==> flow/design.v <==
`timescale 1ns / 1ps
module uart_tx(clk,clk_x,rst,data_in,send,trans_done,txd);
input clk;
input clk_x;
input rst;
input[7:0] data_in;
input send;
output reg trans_done;
output reg txd;
reg[7:0] data_in_buf;
reg act0,act1;
reg act_down;
parameter
    idle=5'b00000,
    start=5'b00001,
    b0=5'b00011,
    b1=5'b00010,
    b2=5'b00110,
    b3=5'b00111,
    b4=5'b00101,
    b5=5'b00100,
    b6=5'b01100,
    b7=5'b01101,
    check=5'b01111,
    stop=5'b01110;
reg[4:0] present_state;
always@(posedge clk)
begin
    if(rst)
    begin
        act0 <= 1'b0;
        act1 <= 1'b0;
        act_down <= 1'b0;
        present_state <= idle;
        txd <= 1;
        trans_done <= 1'b0;
        data_in_buf <= 8'd0;
    end
    else if (clk_x) begin
     act0<=send;
     act1<=act0;
     act_down<=act0&~act1;
     case(present_state)
        idle: begin
                txd<=1;
                data_in_buf<=data_in;
                if(act_down==1)
                begin
                    present_state <= start;
                end
                else
                    present_state <= idle;
             end
             start: begin
                txd <= 'd0;
                present_state <= b0;
             end
             b0: begin
                txd <= data_in_buf[0];
                present_state<=b1;
             end
             b1: begin
                txd<=data_in_buf[1];
                present_state<=b2;
             end
             b2: begin
                txd<=data_in_buf[2];
                present_state<=b3;
             end
             b3: begin
                txd<=data_in_buf[3];
                present_state<=b4;
             end
             b4: begin
                txd<=data_in_buf[4];
                present_state<=b5;
             end
             b5: begin
                txd<=data_in_buf[5];
                present_state<=b6;
             end
             b6: begin
                txd<=data_in_buf[6];
                present_state<=b7;
             end
             b7: begin
                txd<=data_in_buf[7];
                present_state<=check;
             end
             check: begin
                txd<=data_in_buf[7]^data_in_buf[6]^data_in_buf[5]^data_in_buf[4]^data_in_buf[3]^data_in_buf[2]^data_in_buf[1]^data_in_buf[0];
                present_state<=stop;
             end
             stop: begin
                txd<='d1;
                trans_done <= 1;
                present_state<=idle;
             end
             default: present_state<=present_state;
        endcase
    end
end
endmodule
`timescale 1ns / 1ps
module uart_rx(clk,clk_16x,rst,rxd,data_rec,data_ready,data_error);
input clk;
input clk_16x;
input rst;
input rxd;
output reg data_ready;
output reg data_error;
output[7:0] data_rec;
reg[7:0] data_out,data_out1;
wire rxd_buf = ^data_out;
reg[15:0] clk_16x_cnt;
reg rxd1,rxd2;
reg start_flag;
parameter width=8;
parameter idle=1,one=2,two=3,stop=4;
reg[width-1:0] present_state;
reg[width-1:0] next_state;
assign data_rec=data_out1;
always@ (posedge clk)
begin
    if(rst)
        present_state<=idle;
    else if (clk_16x)
        present_state<=next_state;
end
always @(*)
begin
    next_state=idle;
    if(clk_16x_cnt<='d8)
        next_state=idle;
    if(clk_16x_cnt>'d8 && clk_16x_cnt <= 'd136)
        next_state=one;
    if(clk_16x_cnt>'d136 && clk_16x_cnt <= 'd152)
        next_state=two;
    if(clk_16x_cnt>'d152 && clk_16x_cnt <= 'd168)
        next_state=stop;
    if(clk_16x_cnt > 'd168)
        next_state=idle;
end
always@(posedge clk)
begin
    if(rst)
    begin
        rxd1<=1'd1;
        rxd2<=1'd1;
        data_ready<='d0;
        data_error<=1'd0;
        clk_16x_cnt<='d0;
        start_flag<=0;
        data_out<=8'd0;
        data_out1<=8'd0;
    end
    else if (clk_16x) begin
        case(present_state)
        idle: begin
              rxd1<=rxd;
              rxd2<=rxd1;
              if((~rxd1)&&rxd2)
                    start_flag<='d1;
              else if(start_flag==1)
                clk_16x_cnt<=clk_16x_cnt+'d1;
            end
         one: begin
                clk_16x_cnt<=clk_16x_cnt + 'd1;
                if(clk_16x_cnt=='d24)data_out[0]<=rxd;
                else if(clk_16x_cnt=='d40)data_out[1]<=rxd;
                else if(clk_16x_cnt=='d56)data_out[2]<=rxd;
                else if(clk_16x_cnt=='d72)data_out[3]<=rxd;
                else if(clk_16x_cnt=='d88)data_out[4]<=rxd;
                else if(clk_16x_cnt=='d104)data_out[5]<=rxd;
                else if(clk_16x_cnt=='d120)data_out[6]<=rxd;
                else if(clk_16x_cnt=='d136)data_out[7]<=rxd;
            end
         two: begin
                if(clk_16x_cnt=='d152)
                begin
                    if(rxd_buf==rxd) data_error<=1'd0;
                    else data_error<=1'd1;
                end
                clk_16x_cnt <= clk_16x_cnt+'d1;
            end
         stop: begin
                if(clk_16x_cnt=='d168)
                begin
                    if(1'd1==rxd)
                    begin
                        data_error<=1'd0;
                        data_ready<='d1;
                    end
                    else begin
                        data_error<=1'd1;
                        data_ready<='d0;
                    end
                end
                data_out1<=data_out;
                if(clk_16x_cnt>168)
                begin
                    clk_16x_cnt <= 0;
                    start_flag <= 0;
                end
                else
                    clk_16x_cnt <= clk_16x_cnt + 'd1;
            end
         default: ;
         endcase
    end
end
endmodule
`timescale 1ns / 1ps
module uart_top(
    input clk,
    input rst,
    input[7:0] data_in,
    output[7:0] data_rec,
    input rxd,
    output txd
);
wire clk_ms,clk_20ms,clk_16x,clk_x;
wire data_ready;
wire data_error;
wire send_ready;
reg send;
always @(posedge clk)
    if (rst) send <= 1'b0;
    else if (clk_ms) send <= ~send;
divclk my_divclk(
    .clk(clk),
    .rst(rst),
    .clk_ms(clk_ms),
    .btnclk(clk_20ms),
    .clk_16x(clk_16x),
    .clk_x(clk_x)
);
uart_tx tx(
    .clk(clk),
    .clk_x(clk_x),
    .rst(rst),
    .data_in({1'b1,data_in[6:0]}),
    .send(send),
    .trans_done(send_ready),
    .txd(txd)
    );
uart_rx rx(
    .clk(clk),
    .clk_16x(clk_16x),
    .rst(rst),
    .rxd(rxd),
    .data_rec(data_rec),
    .data_ready(data_ready),
    .data_error(data_error)
);
endmodule
module divclk(clk,rst,clk_ms,btnclk,clk_16x,clk_x);
input clk;
input rst;
output clk_ms,btnclk,clk_16x,clk_x;
reg[31:0] cnt1;
reg[31:0] cnt2;
reg[31:0] cnt3;
reg[31:0] cntclk_cnt;
reg clk_ms_q;
reg btnclk_q;
reg clk_16x_q;
reg clk_x_q;
parameter MS_MAX = 32'd15;
parameter BTN_MAX = 32'd63;
parameter X16_MAX = 32'd0;
parameter X_MAX = 32'd15;
assign clk_ms = (cnt1==MS_MAX) && !clk_ms_q;
assign btnclk = (cntclk_cnt==BTN_MAX) && !btnclk_q;
assign clk_16x = (cnt2==X16_MAX) && !clk_16x_q;
assign clk_x = (cnt3==X_MAX) && !clk_x_q;
always@(posedge clk)
begin
    if (rst) begin
        clk_ms_q<=1'b0;
        cnt1<=0;
    end
    else if(cnt1==MS_MAX)
    begin
        clk_ms_q<=~clk_ms_q;
        cnt1<=0;
    end
    else
        cnt1<=cnt1+1'b1;
end
always@(posedge clk)
begin
    if (rst) begin
        btnclk_q<=1'b0;
        cntclk_cnt<=0;
    end
    else if(cntclk_cnt==BTN_MAX)
    begin
        btnclk_q<=~btnclk_q;
        cntclk_cnt<=0;
    end
    else
        cntclk_cnt<=cntclk_cnt+1'b1;
end
always@(posedge clk)
begin
    if (rst) begin
        clk_16x_q<=1'b0;
        cnt2<=0;
    end
    else if(cnt2==X16_MAX)
    begin
        clk_16x_q<=~clk_16x_q;
        cnt2<='d0;
    end
    else
        cnt2<=cnt2+1'b1;
end
always@(posedge clk)
begin
    if (rst) begin
        clk_x_q<=1'b0;
        cnt3<=0;
    end
    else if(cnt3==X_MAX)
    begin
        clk_x_q<=~clk_x_q;
        cnt3<= 0;
    end
    else
        cnt3<=cnt3+1'b1;
end
endmodule
`timescale 1ns / 1ps
module engine(input [1:0] global_state, input clk, rst, power_on, power_off, manual_power,
              output reg next_power, output reg power_light);
    parameter POFF=1'b0,PON=1'b1;
    reg [1:0] temp_state;
    wire clk_ms,clk_20ms,clk_16x,clk_x;
    divclk my_divclk(
        .clk(clk),
        .rst(rst),
        .clk_ms(clk_ms),
        .btnclk(clk_20ms),
        .clk_16x(clk_16x),
        .clk_x(clk_x)
    );
    reg power1;
    reg [9:0] cnt;
    always @(posedge clk) begin
        if (rst) begin
          temp_state <= 2'b00;
          cnt <= 10'b0;
          power1 <= 1'b0;
        end
        else if (clk_ms) begin
          if (power_on == 1'b1 && power1 == 1'b0) begin
            cnt <= cnt + 10'b1;
            if (cnt == 10'd1000) begin
                cnt <= 10'b0;
                power1 <= 1'b1;
            end
          end
          if (power1 == 1'b1 && power_off == 1'b1) begin
            cnt <= 10'b0;
            power1 <= 1'b0;
          end
          if (global_state == 2'b00 && power_on != 1'b1 && manual_power == POFF) begin
            cnt <= 10'b0;
            power1 <= 1'b0;
          end
          if (temp_state != global_state) begin
            temp_state <= global_state;
            cnt <= 10'b0;
            power1 <= 1'b0;
          end
        end
    end
    always @(*) begin
        next_power = power1;
        power_light = next_power;
    end
endmodule
`timescale 1ns / 1ps
module milecounter(input clk, input rst, input moving, input activate,
output reg [7:0] seg1, output reg [7:0] seg2, output reg [7:0] an);
    reg[18:0] divclk_cnt;
    reg divclk;
    reg[29:0] cntclk_cnt;
    reg cntclk;
    reg[3:0] disp_dat;
    reg[2:0] disp_bit;
    reg[23:0] count;
    reg[3:0] res1;
    reg[3:0] res2;
    reg[3:0] res3;
    reg[3:0] res4;
    reg[3:0] res5;
    reg[3:0] res6;
    reg[3:0] res7;
    reg[23:0] count_n;
    reg[3:0] r1, r2, r3, r4, r5, r6, r7;
    reg[3:0] disp_dat_n;
    reg[2:0] disp_bit_n;
    reg[7:0] an_n;
    reg[7:0] seg_n;
    integer i;
    parameter maxcnt = 19'd7;
    parameter maxcount = 24'd9999999;
    parameter maxclk = 30'd0;
    wire div_en = (divclk_cnt == maxcnt) && !divclk;
    wire cnt_en = (cntclk_cnt == maxclk) && !cntclk;
    always @(posedge clk) begin
        if (rst) begin
            divclk_cnt <= 0;
            divclk <= 1'b0;
            cntclk_cnt <= 0;
            cntclk <= 1'b0;
        end
        else begin
            if (divclk_cnt == maxcnt) begin
                divclk <= ~divclk;
                divclk_cnt <= 0;
            end
            else divclk_cnt <= divclk_cnt + 1'b1;
            if (cntclk_cnt == maxclk) begin
                cntclk <= ~cntclk;
                cntclk_cnt <= 0;
            end
            else cntclk_cnt <= cntclk_cnt + 1'b1;
        end
    end
    always @(*) begin
        disp_bit_n = (disp_bit >= 7) ? 1'b0 : disp_bit + 1'b1;
        case (disp_bit_n)
            3'b000: begin
                disp_dat_n = (activate==1'b0)? 4'hf:res1;
                an_n = 8'b00000001;
            end
            3'b001: begin
                disp_dat_n = (activate==1'b0)? 4'hf:res2;
                an_n = 8'b00000010;
            end
            3'b010: begin
                disp_dat_n = (activate==1'b0)? 4'hf:res3;
                an_n = 8'b00000100;
            end
            3'b011: begin
                disp_dat_n = (activate==1'b0)? 4'hf:res4;
                an_n = 8'b00001000;
            end
            3'b100: begin
                disp_dat_n = (activate==1'b0)? 4'hf:res5;
                an_n = 8'b00010000;
            end
            3'b101: begin
                disp_dat_n = (activate==1'b0)? 4'hf:res6;
                an_n = 8'b00100000;
            end
            3'b110: begin
                disp_dat_n = (activate==1'b0)? 4'hf:res7;
                an_n = 8'b01000000;
            end
            3'b111: begin
                disp_dat_n = 0;
                an_n = 8'b10000000;
            end
            default: begin
                disp_dat_n = 0;
                an_n = 8'b00000000;
            end
        endcase
        case (disp_dat_n)
            4'h0 : seg_n = 8'hfc;
            4'h1 : seg_n = 8'h60;
            4'h2 : seg_n = 8'hda;
            4'h3 : seg_n = 8'hf2;
            4'h4 : seg_n = 8'h66;
            4'h5 : seg_n = 8'hb6;
            4'h6 : seg_n = 8'hbe;
            4'h7 : seg_n = 8'he0;
            4'h8 : seg_n = 8'hfe;
            4'h9 : seg_n = 8'hf6;
            4'ha : seg_n = 8'hee;
            4'hb : seg_n = 8'h3e;
            4'hc : seg_n = 8'h9c;
            4'hd : seg_n = 8'h7a;
            4'he : seg_n = 8'h9e;
            default : seg_n = 8'h8e;
        endcase
    end
    always @(posedge clk) begin
        if (rst) begin
            disp_bit <= 3'd0;
            disp_dat <= 4'd0;
            an <= 8'b00000001;
            seg1 <= 8'd0;
            seg2 <= 8'd0;
        end
        else if (div_en) begin
            disp_bit <= disp_bit_n;
            disp_dat <= disp_dat_n;
            an <= an_n;
            if (an_n > 8'b00001000) seg1 <= seg_n;
            else seg2 <= seg_n;
        end
    end
    always @(*) begin
        if(activate==1'b0)
            count_n = 0;
        else
            count_n = (moving == 1'b1) ? ((count == maxcount) ? 24'd0 : count + 24'd1) : count;
        r1 = 0;
        r2 = 0;
        r3 = 0;
        r4 = 0;
        r5 = 0;
        r6 = 0;
        r7 = 0;
        for (i = 23; i >= 0; i = i - 1) begin
            if (r1 >= 4'd5) r1 = r1 + 4'd3;
            if (r2 >= 4'd5) r2 = r2 + 4'd3;
            if (r3 >= 4'd5) r3 = r3 + 4'd3;
            if (r4 >= 4'd5) r4 = r4 + 4'd3;
            if (r5 >= 4'd5) r5 = r5 + 4'd3;
            if (r6 >= 4'd5) r6 = r6 + 4'd3;
            if (r7 >= 4'd5) r7 = r7 + 4'd3;
            r7 = {r7[2:0], r6[3]};
            r6 = {r6[2:0], r5[3]};
            r5 = {r5[2:0], r4[3]};
            r4 = {r4[2:0], r3[3]};
            r3 = {r3[2:0], r2[3]};
            r2 = {r2[2:0], r1[3]};
            r1 = {r1[2:0], count_n[i]};
        end
    end
    always @(posedge clk) begin
        if (rst) begin
            count <= 24'd0;
            res1 <= 4'd0;
            res2 <= 4'd0;
            res3 <= 4'd0;
            res4 <= 4'd0;
            res5 <= 4'd0;
            res6 <= 4'd0;
            res7 <= 4'd0;
        end
        else if (cnt_en) begin
            count <= count_n;
            res1 <= r1;
            res2 <= r2;
            res3 <= r3;
            res4 <= r4;
            res5 <= r5;
            res6 <= r6;
            res7 <= r7;
        end
    end
endmodule
`timescale 1ns / 1ps
module manual(input clk, input rst, input power, input[1:0] global_state, input[1:0] state, 
input[3:0] moving_state, input clutch,brake,throttle,rgs,left,right,
output reg [1:0] next_state, output reg [3:0] next_moving_state, 
output reg manual_power, output reg turn_left_light, output reg turn_right_light,
output [7:0] seg1, output [7:0] seg2, output [7:0] an);
    parameter POFF=1'b0,PON=1'b1;
    parameter NSTART=2'b00,START=2'b01,MOVING=2'b10;
    parameter NON_MOVING=4'b0000,MOVE_FORWARD=4'b0001,MOVE_BACK=4'b0010,
    TURN_RIGHT=4'b1000,TURN_LEFT=4'b0100;
    reg activate;
    reg moving;
    milecounter mc(.clk(clk), .rst(rst), .moving(moving), .activate(activate),
    .seg1(seg1), .seg2(seg2), .an(an));
    always @(*) begin
      if (power == 1'b1 && global_state == 2'b00) activate = 1'b1;
      else activate = 1'b0;
    end
    always @(*) begin
      if (moving_state == MOVE_FORWARD || moving_state == MOVE_BACK) moving = 1'b1;
      else moving = 1'b0;
    end
    always @(*) begin
    turn_left_light = 1'b0;
    turn_right_light = 1'b0;
    next_state = NSTART;
    next_moving_state = NON_MOVING;
    manual_power = power;
    if (power == PON && global_state == 2'b00) begin
      case(state)
      NSTART:begin
        turn_left_light = 1'b1;
        turn_right_light = 1'b1;
      if (brake) begin 
        next_state = NSTART;
        manual_power = PON; 
      end
      else if(throttle&&~clutch) begin 
        next_state = NSTART;
        manual_power = POFF; 
      end
      else if(throttle&&clutch&&~brake&&~rgs) begin 
        next_state = START;
        manual_power = PON; 
      end
      else begin 
        next_state = state;
        manual_power = power; 
      end
      next_moving_state = NON_MOVING;
      end
      START:begin
      turn_left_light = 1'b0;
      turn_right_light = 1'b0;
      manual_power = PON;
      if (brake) begin 
        next_state = NSTART;
        next_moving_state = NON_MOVING; 
      end
      else if (~clutch&&throttle) begin 
        next_state = MOVING;
        if (rgs) next_moving_state = MOVE_BACK;
        else next_moving_state = MOVE_FORWARD; 
      end
      else if (~throttle) begin
        next_state = state;
        next_moving_state = NON_MOVING;
        manual_power = power;
      end
      else begin 
        next_state = state;
        next_moving_state = moving_state;
        manual_power = power; 
      end
      if (next_state != NSTART && next_moving_state != NON_MOVING && next_moving_state != MOVE_BACK) begin
        if(~left&&~right) begin 
          if (next_state == MOVING) next_moving_state = MOVE_FORWARD;
          turn_left_light = 1'b0;
          turn_right_light = 1'b0;
        end 
        else if (~left&&right) begin
          if (next_state == MOVING) next_moving_state = TURN_RIGHT;
          turn_left_light = 1'b0;
          turn_right_light = 1'b1;
        end
        else if (left&&~right) begin
          if (next_state == MOVING) next_moving_state = TURN_LEFT;
          turn_right_light = 1'b0;
          turn_left_light = 1'b1;
        end
        else begin
          if (next_state == MOVING) next_moving_state = MOVE_FORWARD;
          turn_left_light = 1'b1;
          turn_right_light = 1'b1;
        end
      end
      end
      MOVING:begin
      if (rgs&&~clutch) begin
        manual_power = POFF;
        next_state = NSTART;
        next_moving_state = NON_MOVING;
      end
      else if (brake) begin
        manual_power = PON;
        next_state = NSTART;
        next_moving_state = NON_MOVING;
      end
      else if (~throttle) begin
        manual_power = PON;
        next_state = START;
        next_moving_state = NON_MOVING;
      end
      else if (rgs&&clutch) begin
        manual_power = PON;
        next_state = MOVING;
        next_moving_state = MOVE_BACK;
      end
      else if (~rgs) begin
        manual_power = PON;
        next_state = MOVING;
        next_moving_state = MOVE_FORWARD;
      end
      else begin
        manual_power = PON;
        next_state = state;
        next_moving_state = moving_state;
      end
      if (next_state != NSTART && next_moving_state != NON_MOVING && next_moving_state != MOVE_BACK) begin
        if(~left&&~right) begin 
          if (next_state == MOVING) next_moving_state = MOVE_FORWARD;
          turn_left_light = 1'b0;
          turn_right_light = 1'b0;
        end 
        else if (~left&&right) begin
          if (next_state == MOVING) next_moving_state = TURN_RIGHT;
          turn_left_light = 1'b0;
          turn_right_light = 1'b1;
        end
        else if (left&&~right) begin
          if (next_state == MOVING) next_moving_state = TURN_LEFT;
          turn_right_light = 1'b0;
          turn_left_light = 1'b1;
        end
        else begin
          if (next_state == MOVING) next_moving_state = MOVE_FORWARD;
          turn_left_light = 1'b1;
          turn_right_light = 1'b1;
        end
      end
      end
      endcase
    end
    else begin
      turn_left_light = 1'b0;
      turn_right_light = 1'b0; 
      next_state = NSTART;
      next_moving_state = NON_MOVING;
    end
    end
endmodule
`timescale 1ns / 1ps
module semiauto(input power, input [1:0] global_state, input [3:0] detector, 
input[1:0] state, input[3:0] moving_state, input rst, input sys_clk, 
input left, input right, input straight, input back, 
output reg [1:0] next_state, output reg [3:0] next_moving_state);
  parameter s1=2'b01, s2=2'b00, s3=2'b10, s4=2'b11;
  parameter MOVE_FORWARD=4'b0001, STOP=4'b0000, TURN_LEFT=4'b0100, TURN_RIGHT=4'b1000;
  reg crossroad;
  reg around;
  reg [15:0] turn_cnt;
  reg [10:0] cool_cnt;
  reg [3:0] traffic;
  wire clk_ms,clk_20ms,clk_16x,clk_x;
  divclk myclk(sys_clk,rst,clk_ms,clk_20ms,clk_16x,clk_x);
  always @(posedge sys_clk) begin
    if (rst == 1'b1) begin
      turn_cnt <= 11'b0;
    end
    else if (clk_20ms) begin
      if (state == s3) turn_cnt <= turn_cnt + 11'b1;
      else turn_cnt <= 11'b0;
    end
  end
  always @(posedge sys_clk) begin
    if (rst == 1'b1) begin
      cool_cnt <= 11'b0;
    end
    else if (clk_20ms) begin
      if (state == s4) cool_cnt <= cool_cnt + 11'b1;
      else cool_cnt <= 11'b0;
    end
  end
  always @(posedge sys_clk) begin
    if (rst) crossroad <= 1'b1;
    else if (detector[0] || ~detector[1] || ~detector[2]) crossroad <= 1'b1;
    else crossroad <= 1'b0;
  end
  always @(*) begin
    if (straight) begin
      traffic = MOVE_FORWARD;
      around = 1'b0;
    end
    else if (back) begin
      traffic = TURN_LEFT;
      around = 1'b1;
    end
    else if (left && ~right) begin
      traffic = TURN_LEFT;
      around = 1'b0;
    end 
    else if (~left && right) begin
      traffic = TURN_RIGHT;
      around = 1'b0;
    end 
    else begin
      traffic = STOP;
      around = 1'b0;
    end 
  end
  always @(*) begin
    if (power == 1'b1 && global_state == 2'b10) begin
      case (state)
        s1:begin
          case (crossroad)
            1'b0: begin
              next_state = s1;
              next_moving_state = MOVE_FORWARD;
            end
            1'b1: begin
              next_state = s2;
              next_moving_state = STOP;
            end
            default: begin
              next_state = s1;
              next_moving_state = MOVE_FORWARD;
            end
          endcase
        end 
        s2:begin
          case (traffic)
            STOP: begin
              next_state = s2;
              next_moving_state = STOP;
            end 
            MOVE_FORWARD: begin
              next_state = s4;
              next_moving_state = MOVE_FORWARD;
            end
            TURN_LEFT: begin
              next_state = s3;
              next_moving_state = TURN_LEFT;
            end
            TURN_RIGHT: begin
              next_state = s3;
              next_moving_state = TURN_RIGHT;
            end
            default: begin
              next_state = s2;
              next_moving_state = STOP;
            end
          endcase
        end
        s3:begin
          case (around)
            1'b1: begin
              if (turn_cnt >= 16'd200) begin
                next_state = s4;
                next_moving_state = MOVE_FORWARD;
              end
              else begin
                next_state = s3;
                if (moving_state == TURN_LEFT) next_moving_state = TURN_LEFT;
                else next_moving_state = TURN_RIGHT;
              end
            end
            1'b0: begin
              if (turn_cnt >= 16'd100) begin
                next_state = s4;
                next_moving_state = MOVE_FORWARD;
              end
              else begin
                next_state = s3;
                if (moving_state == TURN_LEFT) next_moving_state = TURN_LEFT;
                else next_moving_state = TURN_RIGHT;
              end
            end
            default: begin
              next_state = s3;
              if (moving_state == TURN_LEFT) next_moving_state = TURN_LEFT;
              else next_moving_state = TURN_RIGHT;
            end
          endcase
        end
        s4:begin
          if (cool_cnt >= 11'd50) begin
            next_state = s1;
            next_moving_state = MOVE_FORWARD;
          end
          else begin
            next_state = s4;
            next_moving_state = MOVE_FORWARD;
          end
        end
      endcase
    end
    else begin
      next_state = s2;
      next_moving_state = STOP;
    end
  end
endmodule
`timescale 1ns / 1ps
module auto(input sys_clk, rst, power,
global_state, input[1:0] state, input[3:0] moving_state, input[3:0] detector,
output pl_beacon_sig, output de_beacon_sig,
output reg[1:0] next_state, output reg[3:0] next_moving_state);
    parameter MOVING=2'b01, WAITING=2'b00, TURNING=2'b10, COOLING=2'b11;
    parameter MOVE_FORWARD=4'b0001, STOP=4'b0000, TURN_LEFT=4'b0100, TURN_RIGHT=4'b1000;
    assign pl_beacon_sig = 1'b0;
    assign de_beacon_sig = 1'b0;
    reg crossroad;
    reg [3:0] nms;
    reg [10:0] turn_cnt;
    reg [10:0] cool_cnt;
    reg [10:0] wait_cnt;
    wire clk_ms,clk_20ms,clk_16x,clk_x;
    divclk myclk(sys_clk,rst,clk_ms,clk_20ms,clk_16x,clk_x);
    always @(*) begin
        if (power == 1'b1 && global_state == 2'b01) begin
            case (state)
                MOVING: begin
                  case (crossroad)
                    1'b0: begin
                      next_state = MOVING;
                      next_moving_state = MOVE_FORWARD;
                    end
                    1'b1: begin
                      next_state = WAITING;
                      next_moving_state = STOP;
                    end
                  endcase
                end
                WAITING: begin
                  if (wait_cnt >= 11'd100) begin
                    case (nms)
                        MOVE_FORWARD: begin
                            next_state = COOLING;
                            next_moving_state = MOVE_FORWARD;
                        end
                        TURN_LEFT: begin
                            next_state = TURNING;
                            next_moving_state = TURN_LEFT;
                        end
                        TURN_RIGHT: begin
                            next_state = TURNING;
                            next_moving_state = TURN_RIGHT;
                        end
                        default: begin
                            next_state = WAITING;
                            next_moving_state = STOP;
                        end
                    endcase
                  end
                  else begin
                    next_state = WAITING;
                    next_moving_state = STOP;
                  end       
                end 
                TURNING: begin
                    if (turn_cnt >= 11'd100) begin
                        next_state = COOLING;
                        next_moving_state = MOVE_FORWARD;
                    end
                    else begin
                        next_state = TURNING;
                        if (moving_state == TURN_LEFT) next_moving_state = TURN_LEFT;
                        else next_moving_state = TURN_RIGHT;
                    end
                end
                COOLING: begin
                    if (cool_cnt >= 11'd50) begin
                        next_state = MOVING;
                        next_moving_state = MOVE_FORWARD;
                    end
                    else begin
                        next_state = COOLING;
                        next_moving_state = MOVE_FORWARD;
                    end
                end
            endcase
        end
        else begin
          next_state = WAITING;
          next_moving_state = STOP;
        end
    end
    always @(posedge sys_clk) begin
         if (rst) nms <= STOP;
         else case (detector)  
            4'b0001: nms <= TURN_LEFT;
            4'b0010: nms <= TURN_LEFT;
            4'b0011: nms <= TURN_LEFT;
            4'b1010: nms <= TURN_LEFT;
            4'b1011: nms <= TURN_LEFT;
            4'b0000: nms <= TURN_RIGHT;
            4'b0100: nms <= TURN_RIGHT;
            4'b0101: nms <= TURN_RIGHT;
            4'b1000: nms <= TURN_RIGHT;
            4'b1001: nms <= TURN_RIGHT;
            4'b1100: nms <= TURN_RIGHT;
            4'b1101: nms <= TURN_RIGHT;
            4'b0110: nms <= MOVE_FORWARD;
            4'b0111: nms <= MOVE_FORWARD;
            4'b1110: nms <= MOVE_FORWARD;
            4'b1111: nms <= MOVE_FORWARD;
         endcase
    end
    always @(posedge sys_clk) begin
        if (rst) crossroad <= 1'b1;
        else if (detector[0] || ~detector[1] || ~detector[2]) crossroad <= 1'b1;
        else crossroad <= 1'b0;
    end
    always @(posedge sys_clk) begin
        if (rst == 1'b1) begin
            wait_cnt <= 11'b0;
        end
        else if (clk_20ms) begin
            if (state == WAITING) wait_cnt <= wait_cnt + 11'b1;
            else wait_cnt <= 11'b0;
        end
    end
    always @(posedge sys_clk) begin
        if (rst == 1'b1) begin
            turn_cnt <= 11'b0;
        end
        else if (clk_20ms) begin
            if (state == TURNING) turn_cnt <= turn_cnt + 11'b1;
            else turn_cnt <= 11'b0;
        end
    end
    always @(posedge sys_clk) begin
        if (rst == 1'b1) begin
            cool_cnt <= 11'b0;
        end
        else if (clk_20ms) begin
            if (state == COOLING) cool_cnt <= cool_cnt + 11'b1;
            else cool_cnt <= 11'b0;
        end
    end
endmodule
`timescale 1ns / 1ps
module SimulatedDevice(
    input[1:0] global_state,
    input sys_clk,
    input rx,
    output tx,
    input turn_left_signal,
    input turn_right_signal,
    input move_forward_signal,
    input move_backward_signal,
    input place_barrier_signal,
    input destroy_barrier_signal,
    input rst,
    input clutch,
    input throttle,
    input brake,
    input power_on,
    input power_off,
    output front_detector,
    output back_detector,
    output left_detector,
    output right_detector,
    output move_backward_light,
    output move_forward_light,
    output turn_left_light,
    output turn_right_light,
    output power_light,
    output reg [2:0] state_light,
    output reg [3:0] moving_light,
    output [7:0] seg1,
    output [7:0] seg2,
    output [7:0] an
    );
    wire power;
    reg [1:0] state;
    reg [3:0] moving_state;
    wire manual_power;
    wire [1:0] next_state1;
    wire [1:0] next_state2;
    wire [1:0] next_state3;
    wire [3:0] next_moving_state1;
    wire [3:0] next_moving_state2;
    wire [3:0] next_moving_state3;
    wire pl_beacon_sig, de_beacon_sig;
    wire next_power;
    engine en(.global_state(global_state), .clk(sys_clk), .rst(rst), .power_on(power_on), .power_off(power_off), 
    .manual_power(manual_power), .next_power(next_power), .power_light(power_light));
    manual ma(.clk(sys_clk), .rst(rst), .power(power), .global_state(global_state), .state(state), .moving_state(moving_state), .clutch(clutch), 
    .brake(brake), .throttle(throttle), .rgs(move_backward_signal), .left(turn_left_signal), 
    .right(turn_right_signal), .next_state(next_state1), .next_moving_state(next_moving_state1),
    .manual_power(manual_power), .turn_left_light(turn_left_light), .turn_right_light(turn_right_light),
    .seg1(seg1), .seg2(seg2), .an(an));
    semiauto sa(.power(power), .global_state(global_state),
    .detector({front_detector, left_detector, right_detector, back_detector}),
    .state(state), .moving_state(moving_state), .rst(rst), .sys_clk(sys_clk), 
    .left(turn_left_signal), .right(turn_right_signal), .straight(move_forward_signal), 
    .back(move_backward_signal), .next_state(next_state2), .next_moving_state(next_moving_state2));
    auto au(.sys_clk(sys_clk), .rst(rst), .power(power), .global_state(global_state), 
    .state(state), .moving_state(moving_state),
    .detector({front_detector, left_detector, right_detector, back_detector}),
    .pl_beacon_sig(pl_beacon_sig), .de_beacon_sig(de_beacon_sig), 
    .next_state(next_state3), .next_moving_state(next_moving_state3));
    assign power = next_power;
    assign move_backward_light = 1'b0;
    assign move_forward_light = 1'b0;
    always @(*) begin
      if (power == 1'b1) begin
        if (global_state == 2'b00) begin
            if (state == 2'b00) state_light = 3'b001;
            else if (state == 2'b01) state_light = 3'b010;
            else state_light = 3'b100;
        end
        else begin
          case (state)
            2'b00: state_light = 3'b001;
            2'b01: state_light = 3'b010;
            2'b10: state_light = 3'b100;
            2'b11: state_light = 3'b111; 
          endcase
        end
        moving_light = moving_state;
      end 
      else begin
        state_light = 3'b000;
        moving_light = moving_state;
      end
    end
    always @(posedge sys_clk) begin
        if (rst == 1'b1) begin
          state <= 2'b00;
          moving_state <= 4'b0000;
        end
        else begin
          case (global_state)
            2'b00:begin
                state <= next_state1;
                moving_state <= next_moving_state1;
            end
            2'b10:begin
                state <= next_state2;
                moving_state <= next_moving_state2;
            end
            2'b01:begin
                state <= next_state3;
                moving_state <= next_moving_state3;
            end
            default: ;
          endcase
        end
    end
    wire [7:0] in = {2'b10, 2'b00, moving_state};
    wire [7:0] rec;
    assign front_detector = rec[0];
    assign left_detector = rec[1];
    assign right_detector = rec[2];
    assign back_detector = rec[3];
    uart_top md(.clk(sys_clk), .rst(rst), .data_in(in), .data_rec(rec), .rxd(rx), .txd(tx));
endmodule
# Tool chain data of SimulatedDevice
# What the tools print for SimulatedDevice, step after step.
# Lines are those of the file above, counted from 1.
# Cell names lack the library's common part.
# The mark -- stands for no value.
[inputs]
design = "SimulatedDevice"
clock_port = "sys_clk"
library = "sky130hd"
corner = "tt_025C_1v80"

# Word level
# Source: Yosys, flattened and elaborated, memories not mapped. Widths are those after wreduce. Registers that Yosys merges into a memory's read port (data or address) are not register bits. Print and check cells do not count.
# Yosys's memory passes give these memory sizes; they may raise the number of words (mostly to a power of two), join words into wider ones and drop unused or constant bits.
[word_totals]
register_bits = 462
rom_bits = 160
clocked_rd_ports_x_width = 3
n_memories = 2
in_bits = 16
output_inout_bits = 41
word_cells = 842
[op_classes]
n_addsub = 157
n_cmp = 155
equal = 58
mux = 291
logic = 32
reduce_logical = 90
[mem_list]
columns = ["name", "words", "word_bits", "rd", "wr", "line_no", "text"]
rows = [
  ["(name not given)", 16, 7, 1, 0, 473, "case (disp_dat_n)"],
  ["(name not given)", 16, 3, 1, 0, 959, "else case (detector)"],
]
[ops]
columns = ["cell", "count"]
rows = [
  ["two-way mux 4 bit", 162],
  ["greater-or-equal comparator 4 x 3 -> 1 bit (second input constant)", 133],
  ["adder 4 x 2 -> 4 bit (second input constant)", 117],
  ["adder 32 x 1 -> 32 bit (second input constant)", 6],
  ["equality test 32 x 4 -> 1 bit (second input constant)", 3],
  ["two-way mux 3 bit", 28],
  ["two-way mux 24 bit", 3],
  ["equality test 32 x 6 -> 1 bit (second input constant)", 2],
  ["case mux 8 bit (select 8 bit)", 1],
  ["two-way mux 16 bit", 4],
  ["case mux 5 bit (select 12 bit)", 1],
  ["two-way mux 10 bit", 5],
  ["> comparator 16 x 8 -> 1 bit (second input constant)", 3],
  ["less-or-equal comparator 16 x 8 -> 1 bit (second input constant)", 3],
  ["adder 3 x 2 -> 3 bit (second input constant)", 16],
  ["case mux 16 bit (select 3 bit)", 1],
  ["adder 11 x 1 -> 11 bit (second input constant)", 4],
  ["two-way mux 2 bit", 22],
  ["two-way mux 11 bit", 4],
  ["case mux 4 bit (select 3 bit)", 3],
  ["two-way mux 1 bit", 34],
  ["logical AND 1 bit", 32],
  ["adder 16 x 1 -> 16 bit (second input constant)", 2],
  ["equality test 16 x 6 -> 1 bit (second input constant)", 2],
  ["logical NOT 32 bit", 1],
  ["case mux 4 bit (select 8 bit)", 1],
  ["case mux 4 bit (select 4 bit)", 2],
  ["adder 30 x 1 -> 30 bit (second input constant)", 1],
]
# Not listed: further kinds 70, cells in them 187.

# Longest topological paths
# Longest topological path by Yosys (ltp), each cell counted once; first at word level (registers and memories cut), then after technology mapping (sequential cells cut; the memories' decode and read muxes count).
[logic_depth]
ltp_word = 51
abc_area = 0
depth_mapped = 112
mapped_depth_nobuf = 105

# Netlist
# Yosys stat after the flow's synthesis: flattened, memories mapped to cells. It holds for the ABC_AREA given above (unset counts as 0); a run with the other value may have another netlist.
[synth_totals]
cells = 4538
mapped_area_um2 = 34624.5
seqArea_um2 = 9308.9
ff_cells = 465
n_buf = 195
[types]
columns = ["cell_type", "count", "area_total_um2"]
rows = [
  ["dfxtp_1", 465, 9.31E+03],
  ["nor2_1", 669, 2.51E+03],
  ["xor2_1", 199, 1.74E+03],
  ["nand2_1", 399, 1.5E+03],
  ["a21oi_1", 272, 1.36E+03],
  ["ha_1", 99, 1.24E+03],
  ["xnor2_1", 142, 1.24E+03],
  ["nand3_1", 223, 1116.07],
  ["o21ai_0", 173, 865.83],
  ["mux2i_1", 73, 730.701],
  ["nor3_1", 143, 715.686],
  ["and3_1", 96, 600.576],
  ["nor4_1", 88, 550.528],
  ["clkbuf_1", 140, 525.504],
  ["nand4_1", 84, 525.504],
  ["inv_1", 132, 495.475],
  ["a211oi_1", 60, 450.432],
  ["o211ai_1", 56, 420.403],
]
# Not listed: further types 133, cells in them 1025.
# The figures by module come from a second, unflattened synthesis with its own total; it is not the netlist above.
[hier_totals]
hier_cells = 6686
hier_area_um2 = 52308.9
# Rows give one instance, submodules left out.
[modules]
columns = ["mod", "n_inst", "cells", "mod_area_um2", "mod_seq_area_um2"]
rows = [
  ["divclk", 4, 741, 6244.7, 2642.5],
  ["milecounter", 1, 2767, 19227.2, 2542.4],
  ["uart_rx", 1, 254, 2095.8, 820.8],
  ["auto", 1, 209, 1824.2, 740.7],
  ["semiauto", 1, 176, 1495.2, 560.5],
  ["uart_tx", 1, 113, 1029.7, 500.5],
  ["engine", 1, 75, 701.9, 260.2],
  ["SimulatedDevice", 1, 53, 475.5, 120.1],
  ["manual", 1, 71, 444.2, 0.0],
  ["uart_top", 1, 4, 36.3, 20.0],
]

# Timing after synthesis
# Source: OpenSTA report_checks on the synthesized netlist (no wires, ideal clock, input and output delay 20% of the period each), path of least setup slack; recovery checks are left aside. Register names are those of the netlist, which keeps one name where synthesis merged equal registers.
[synth_path]
kind = "in2reg"
start = "input port global_state[0]"
end = "register ma.mc.res7[2]"
clock_period_ns = 25.0
input_delay_ns = 5.000
setup_time_ns = 0.087
launch_ns = 5.000
arrival_ns = 23.821
required_ns = 24.913
setup_slack_ns = 1.092
path_delay_ns = 18.908
stages = 109
n_path_buf = 6
period_less_setup_slack_ns = 23.908
# "path_delay_ns" is the arrival time less input delay plus setup time.
# "stages" counts driving pins, that of a launching flip-flop among them; a cell with two outputs on the path counts twice.
# "period_less_setup_slack_ns" is the clock period less the worst setup slack; recovery checks do not enter. This is arithmetic on one report: input and output delays are still those of the set period (20% each).
# Between the ends stands the longest chain of elaborated cells between them, by number of cells; it is not shown to be the way that was timed. Of several equally long chains one is given.
# Each line given opens the expression or statement behind the cell; cells for indexed reads and writes are added by Yosys, which also makes memories of some case tables.
[synth_between]
path_cell_list = "inv_1 > ha_1 > clkbuf_1 > nand2_1 > clkbuf_1 > a31oi_1 > o21a_1 > inv_2 > ha_1 > nor2b_1 > a211o_1 > xnor2_4 > ha_1 > nor2b_1 > nor2_1 > nor2_1 > a211oi_4 > a311o_1 > [73 not listed] > a21o_1 > a41oi_2 > nor2_1 > xnor2_1 > nand2b_1 > ha_1 > a21oi_1 > xnor3_1 > ha_1 > nand2b_1 > nand2_1 > a21oi_1 > a21oi_1 > ha_1 > nand2b_1 > a21boi_1 > nor2_1 > o31ai_1"
elab_chain_len = 50
cone_cells = 343
cone_classes = "113 x add/sub; 113 x compare; 115 x mux; 2 x reduce/logical"
[synth_rtl]
columns = ["item", "line_no", "text"]
rows = [
  ["start, declared", 1013, "input[1:0] global_state,"],
  ["logical NOT 2 bit", 575, "if (power == 1'b1 && global_state == 2'b00) activate = 1'b1;"],
  ["logical AND 1 bit", 575, ""],
  ["two-way mux 1 bit", 575, ""],
  ["two-way mux 24 bit", 509, "if(activate==1'b0)"],
  ["adder 1 x 2 -> 3 bit", 521, "if (r1 >= 4'd5) r1 = r1 + 4'd3;"],
  ["two-way mux 3 bit", 521, ""],
  ["greater-or-equal comparator 4 x 3 -> 1 bit", 521, ""],
  ["[36 not listed]", "--", ""],
  ["two-way mux 4 bit", 524, "if (r4 >= 4'd5) r4 = r4 + 4'd3;"],
  ["adder 4 x 2 -> 4 bit", 525, "if (r5 >= 4'd5) r5 = r5 + 4'd3;"],
  ["two-way mux 4 bit", 525, ""],
  ["adder 4 x 2 -> 4 bit", 526, "if (r6 >= 4'd5) r6 = r6 + 4'd3;"],
  ["two-way mux 4 bit", 526, ""],
  ["adder 3 x 2 -> 3 bit", 527, "if (r7 >= 4'd5) r7 = r7 + 4'd3;"],
  ["two-way mux 3 bit", 527, ""],
  ["end, assigned", 546, "res7 <= 4'd0;"],
  ["end, assigned", 556, "res7 <= r7;"],
  ["end, declared", 400, "reg[3:0] res7;"],
]

# Worst path after layout
# From the final timing report of record 1: the path of least setup slack in the routed layout; clock arrival at registers is part of the times.
[layout_path]
kind = "in2reg"
start = "input port global_state[1]"
end = "register ma.mc.res5[1]"
clock_period_ns = 22.6
input_delay_ns = 4.52
setup_time_ns = 0.08
launch_ns = 4.52
arrival_ns = 21.99
required_ns = 23.08
setup_slack_ns = 1.09
stages = 93
n_path_buf = 4
# Between the ends stands the longest chain of elaborated cells between them, by number of cells; it is not shown to be the way that was timed. Of several equally long chains one is given.
[layout_between]
path_cell_list = "clkdlybuf4s50_1 > inv_1 > ha_2 > nand2_4 > a31o_4 > a21o_1 > ha_1 > nor2b_1 > a211o_1 > xnor2_4 > ha_1 > nor2b_1 > nor2_1 > nor2_2 > a211oi_4 > buf_4 > a21oi_2 > o21ai_4 > [57 not listed] > xor2_4 > inv_2 > ha_1 > maj3_1 > a2111oi_4 > nor2_2 > o21ai_4 > xnor2_1 > o211ai_2 > and3_4 > nor2_1 > ha_1 > mux2i_1 > nor2_1 > o32a_1 > or4_1 > o21a_1 > a211oi_1"
elab_chain_len = 50
cone_cells = 277
cone_classes = "91 x add/sub; 91 x compare; 93 x mux; 2 x reduce/logical"
[layout_rtl]
columns = ["item", "line_no", "text"]
rows = [
  ["start, declared", 1013, "input[1:0] global_state,"],
  ["logical NOT 2 bit", 575, "if (power == 1'b1 && global_state == 2'b00) activate = 1'b1;"],
  ["logical AND 1 bit", 575, ""],
  ["two-way mux 1 bit", 575, ""],
  ["two-way mux 24 bit", 509, "if(activate==1'b0)"],
  ["adder 1 x 2 -> 3 bit", 521, "if (r1 >= 4'd5) r1 = r1 + 4'd3;"],
  ["two-way mux 3 bit", 521, ""],
  ["greater-or-equal comparator 4 x 3 -> 1 bit", 521, ""],
  ["[36 not listed]", "--", ""],
  ["two-way mux 4 bit", 522, "if (r2 >= 4'd5) r2 = r2 + 4'd3;"],
  ["adder 4 x 2 -> 4 bit", 523, "if (r3 >= 4'd5) r3 = r3 + 4'd3;"],
  ["two-way mux 4 bit", 523, ""],
  ["adder 4 x 2 -> 4 bit", 524, "if (r4 >= 4'd5) r4 = r4 + 4'd3;"],
  ["two-way mux 4 bit", 524, ""],
  ["adder 4 x 2 -> 4 bit", 525, "if (r5 >= 4'd5) r5 = r5 + 4'd3;"],
  ["two-way mux 4 bit", 525, ""],
  ["end, assigned", 544, "res5 <= 4'd0;"],
  ["end, assigned", 554, "res5 <= r5;"],
  ["end, declared", 398, "reg[3:0] res5;"],
]

Hand-over note for SimulatedDevice

Top module SimulatedDevice; platform sky130hd; tools Yosys and OpenROAD; 4 stored runs in no particular order. Input and output delays are each 20% of the period that was set; the output load is 0.01 pF.
"period_less_ws_ns" = clock period - worst setup slack. The figure is calculated, with input and output delays left at 20% of the set period.
"worst_path_time_ns": the worst setup path's part of the clock period (all of it between registers, 20% less for each end at a port) less its slack. A launch clock that arrives late makes it longer, a capture clock that arrives late makes it shorter.
"design_power_w": no workload was simulated; the value follows from the tool's default switching activity.

# record 1
==> flow/run.sh <==
#!/bin/bash
# the make line also repeats the synthesis and layout settings of config.mk as NAME=value (left out here)
make -C /OpenROAD-flow-scripts/flow DESIGN_CONFIG=/design/flow/config.mk WORK_HOME=/design/flow/orfs CLKGATE_MAP_FILE= finish
==> flow/config.mk <==
export PLATFORM = sky130hd
export DESIGN_NAME = SimulatedDevice
export DESIGN_NICKNAME = SimulatedDevice
export VERILOG_FILES = /design/flow/design.v
export SDC_FILE = /design/flow/constraint.sdc
export NUM_CORES = 4
export LEC_CHECK = 0
export CAP_MARGIN = 20
export CORE_ASPECT_RATIO = 1.57
export CORE_MARGIN = 4
export CORE_UTILIZATION = 41
export HOLD_SLACK_MARGIN = 0.05
export SLEW_MARGIN = 20
export TNS_END_PERCENT = 65
==> flow/constraint.sdc <==
create_clock -name core_clock -period 22.6 [get_ports {sys_clk}]
set_input_delay 4.5200 -clock core_clock [delete_from_list [all_inputs] [get_ports {sys_clk}]]
set_output_delay 4.5200 -clock core_clock [all_outputs]
set_load 0.01 [all_outputs]

==> record 1: results <==
ys_area_um2=34624.5
dieArea_um2=89282.1
layout_stdcell_area_um2=38981.1
finalUtil_frac=0.466
timing.setup.ws_ns=1.089
setupTns_ns=0.000
final_hold_ws_ns=0.440
design_power_w=0.001706
period_less_ws_ns=21.511
worst_path_time_ns=16.99
worstPathKind="in2reg"

# record 2
==> flow/run.sh <==
#!/bin/bash
# the make line also repeats the synthesis and layout settings of config.mk as NAME=value (left out here)
make -C /OpenROAD-flow-scripts/flow DESIGN_CONFIG=/design/flow/config.mk WORK_HOME=/design/flow/orfs CLKGATE_MAP_FILE= finish
==> flow/config.mk <==
export PLATFORM = sky130hd
export DESIGN_NAME = SimulatedDevice
export DESIGN_NICKNAME = SimulatedDevice
export VERILOG_FILES = /design/flow/design.v
export SDC_FILE = /design/flow/constraint.sdc
export NUM_CORES = 4
export LEC_CHECK = 0
export ABC_AREA = 0
export CAP_MARGIN = 20
export CELL_PAD_IN_SITES_GLOBAL_PLACEMENT = 1
export CORE_ASPECT_RATIO = 1.57
export CORE_MARGIN = 4
export CORE_UTILIZATION = 50
export CTS_CLUSTER_SIZE = 24
export GPL_ROUTABILITY_DRIVEN = 0
export HOLD_SLACK_MARGIN = 0.11
export PLACE_DENSITY_LB_ADDON = 0.29
export SETUP_SLACK_MARGIN = 3.0
export SLEW_MARGIN = 20
export TNS_END_PERCENT = 10
==> flow/constraint.sdc <==
create_clock -name core_clock -period 32.8 [get_ports {sys_clk}]
set_input_delay 6.5600 -clock core_clock [delete_from_list [all_inputs] [get_ports {sys_clk}]]
set_output_delay 6.5600 -clock core_clock [all_outputs]
set_load 0.01 [all_outputs]

==> record 2: results <==
ys_area_um2=34624.5
dieArea_um2=73631.9
layout_stdcell_area_um2=37166.9
finalUtil_frac=0.543
timing.setup.ws_ns=5.095
setupTns_ns=0.000
final_hold_ws_ns=0.442
design_power_w=0.001104
period_less_ws_ns=27.705
worst_path_time_ns=21.15
worstPathKind="in2reg"

# record 3
==> flow/run.sh <==
#!/bin/bash
# the make line also repeats the synthesis and layout settings of config.mk as NAME=value (left out here)
make -C /OpenROAD-flow-scripts/flow DESIGN_CONFIG=/design/flow/config.mk WORK_HOME=/design/flow/orfs CLKGATE_MAP_FILE= finish
==> flow/config.mk <==
export PLATFORM = sky130hd
export DESIGN_NAME = SimulatedDevice
export DESIGN_NICKNAME = SimulatedDevice
export VERILOG_FILES = /design/flow/design.v
export SDC_FILE = /design/flow/constraint.sdc
export NUM_CORES = 4
export LEC_CHECK = 0
export CAP_MARGIN = 20
export CELL_PAD_IN_SITES_DETAIL_PLACEMENT = 2
export CORE_MARGIN = 2
export CORE_UTILIZATION = 67
export CTS_CLUSTER_SIZE = 75
export MAX_ROUTING_LAYER = met4
export PLACE_DENSITY_LB_ADDON = 0.07
export SETUP_SLACK_MARGIN = 2.5
export SLEW_MARGIN = 20
==> flow/constraint.sdc <==
create_clock -name core_clock -period 20.7 [get_ports {sys_clk}]
set_input_delay 4.1400 -clock core_clock [delete_from_list [all_inputs] [get_ports {sys_clk}]]
set_output_delay 4.1400 -clock core_clock [all_outputs]
set_load 0.01 [all_outputs]

==> record 3: results <==
outcome="did not finish, placement stopped with DPL-0033"

# record 4
==> flow/run.sh <==
#!/bin/bash
# the make line also repeats the synthesis and layout settings of config.mk as NAME=value (left out here)
make -C /OpenROAD-flow-scripts/flow DESIGN_CONFIG=/design/flow/config.mk WORK_HOME=/design/flow/orfs CLKGATE_MAP_FILE= finish
==> flow/config.mk <==
export PLATFORM = sky130hd
export DESIGN_NAME = SimulatedDevice
export DESIGN_NICKNAME = SimulatedDevice
export VERILOG_FILES = /design/flow/design.v
export SDC_FILE = /design/flow/constraint.sdc
export NUM_CORES = 4
export LEC_CHECK = 0
export ABC_AREA = 1
export CAP_MARGIN = 20
export CORE_ASPECT_RATIO = 1.57
export CORE_MARGIN = 4
export CORE_UTILIZATION = 41
export SLEW_MARGIN = 20
export TNS_END_PERCENT = 10
==> flow/constraint.sdc <==
create_clock -name core_clock -period 22.6 [get_ports {sys_clk}]
set_input_delay 4.5200 -clock core_clock [delete_from_list [all_inputs] [get_ports {sys_clk}]]
set_output_delay 4.5200 -clock core_clock [all_outputs]
set_load 0.01 [all_outputs]

==> record 4: results <==
ys_area_um2=32459.9
dieArea_um2=83851.8
layout_stdcell_area_um2=35699.2
finalUtil_frac=0.454
timing.setup.ws_ns=2.204
setupTns_ns=0.000
final_hold_ws_ns=0.448
design_power_w=0.001725
period_less_ws_ns=20.396
worst_path_time_ns=15.88
worstPathKind="in2reg"

End of note.
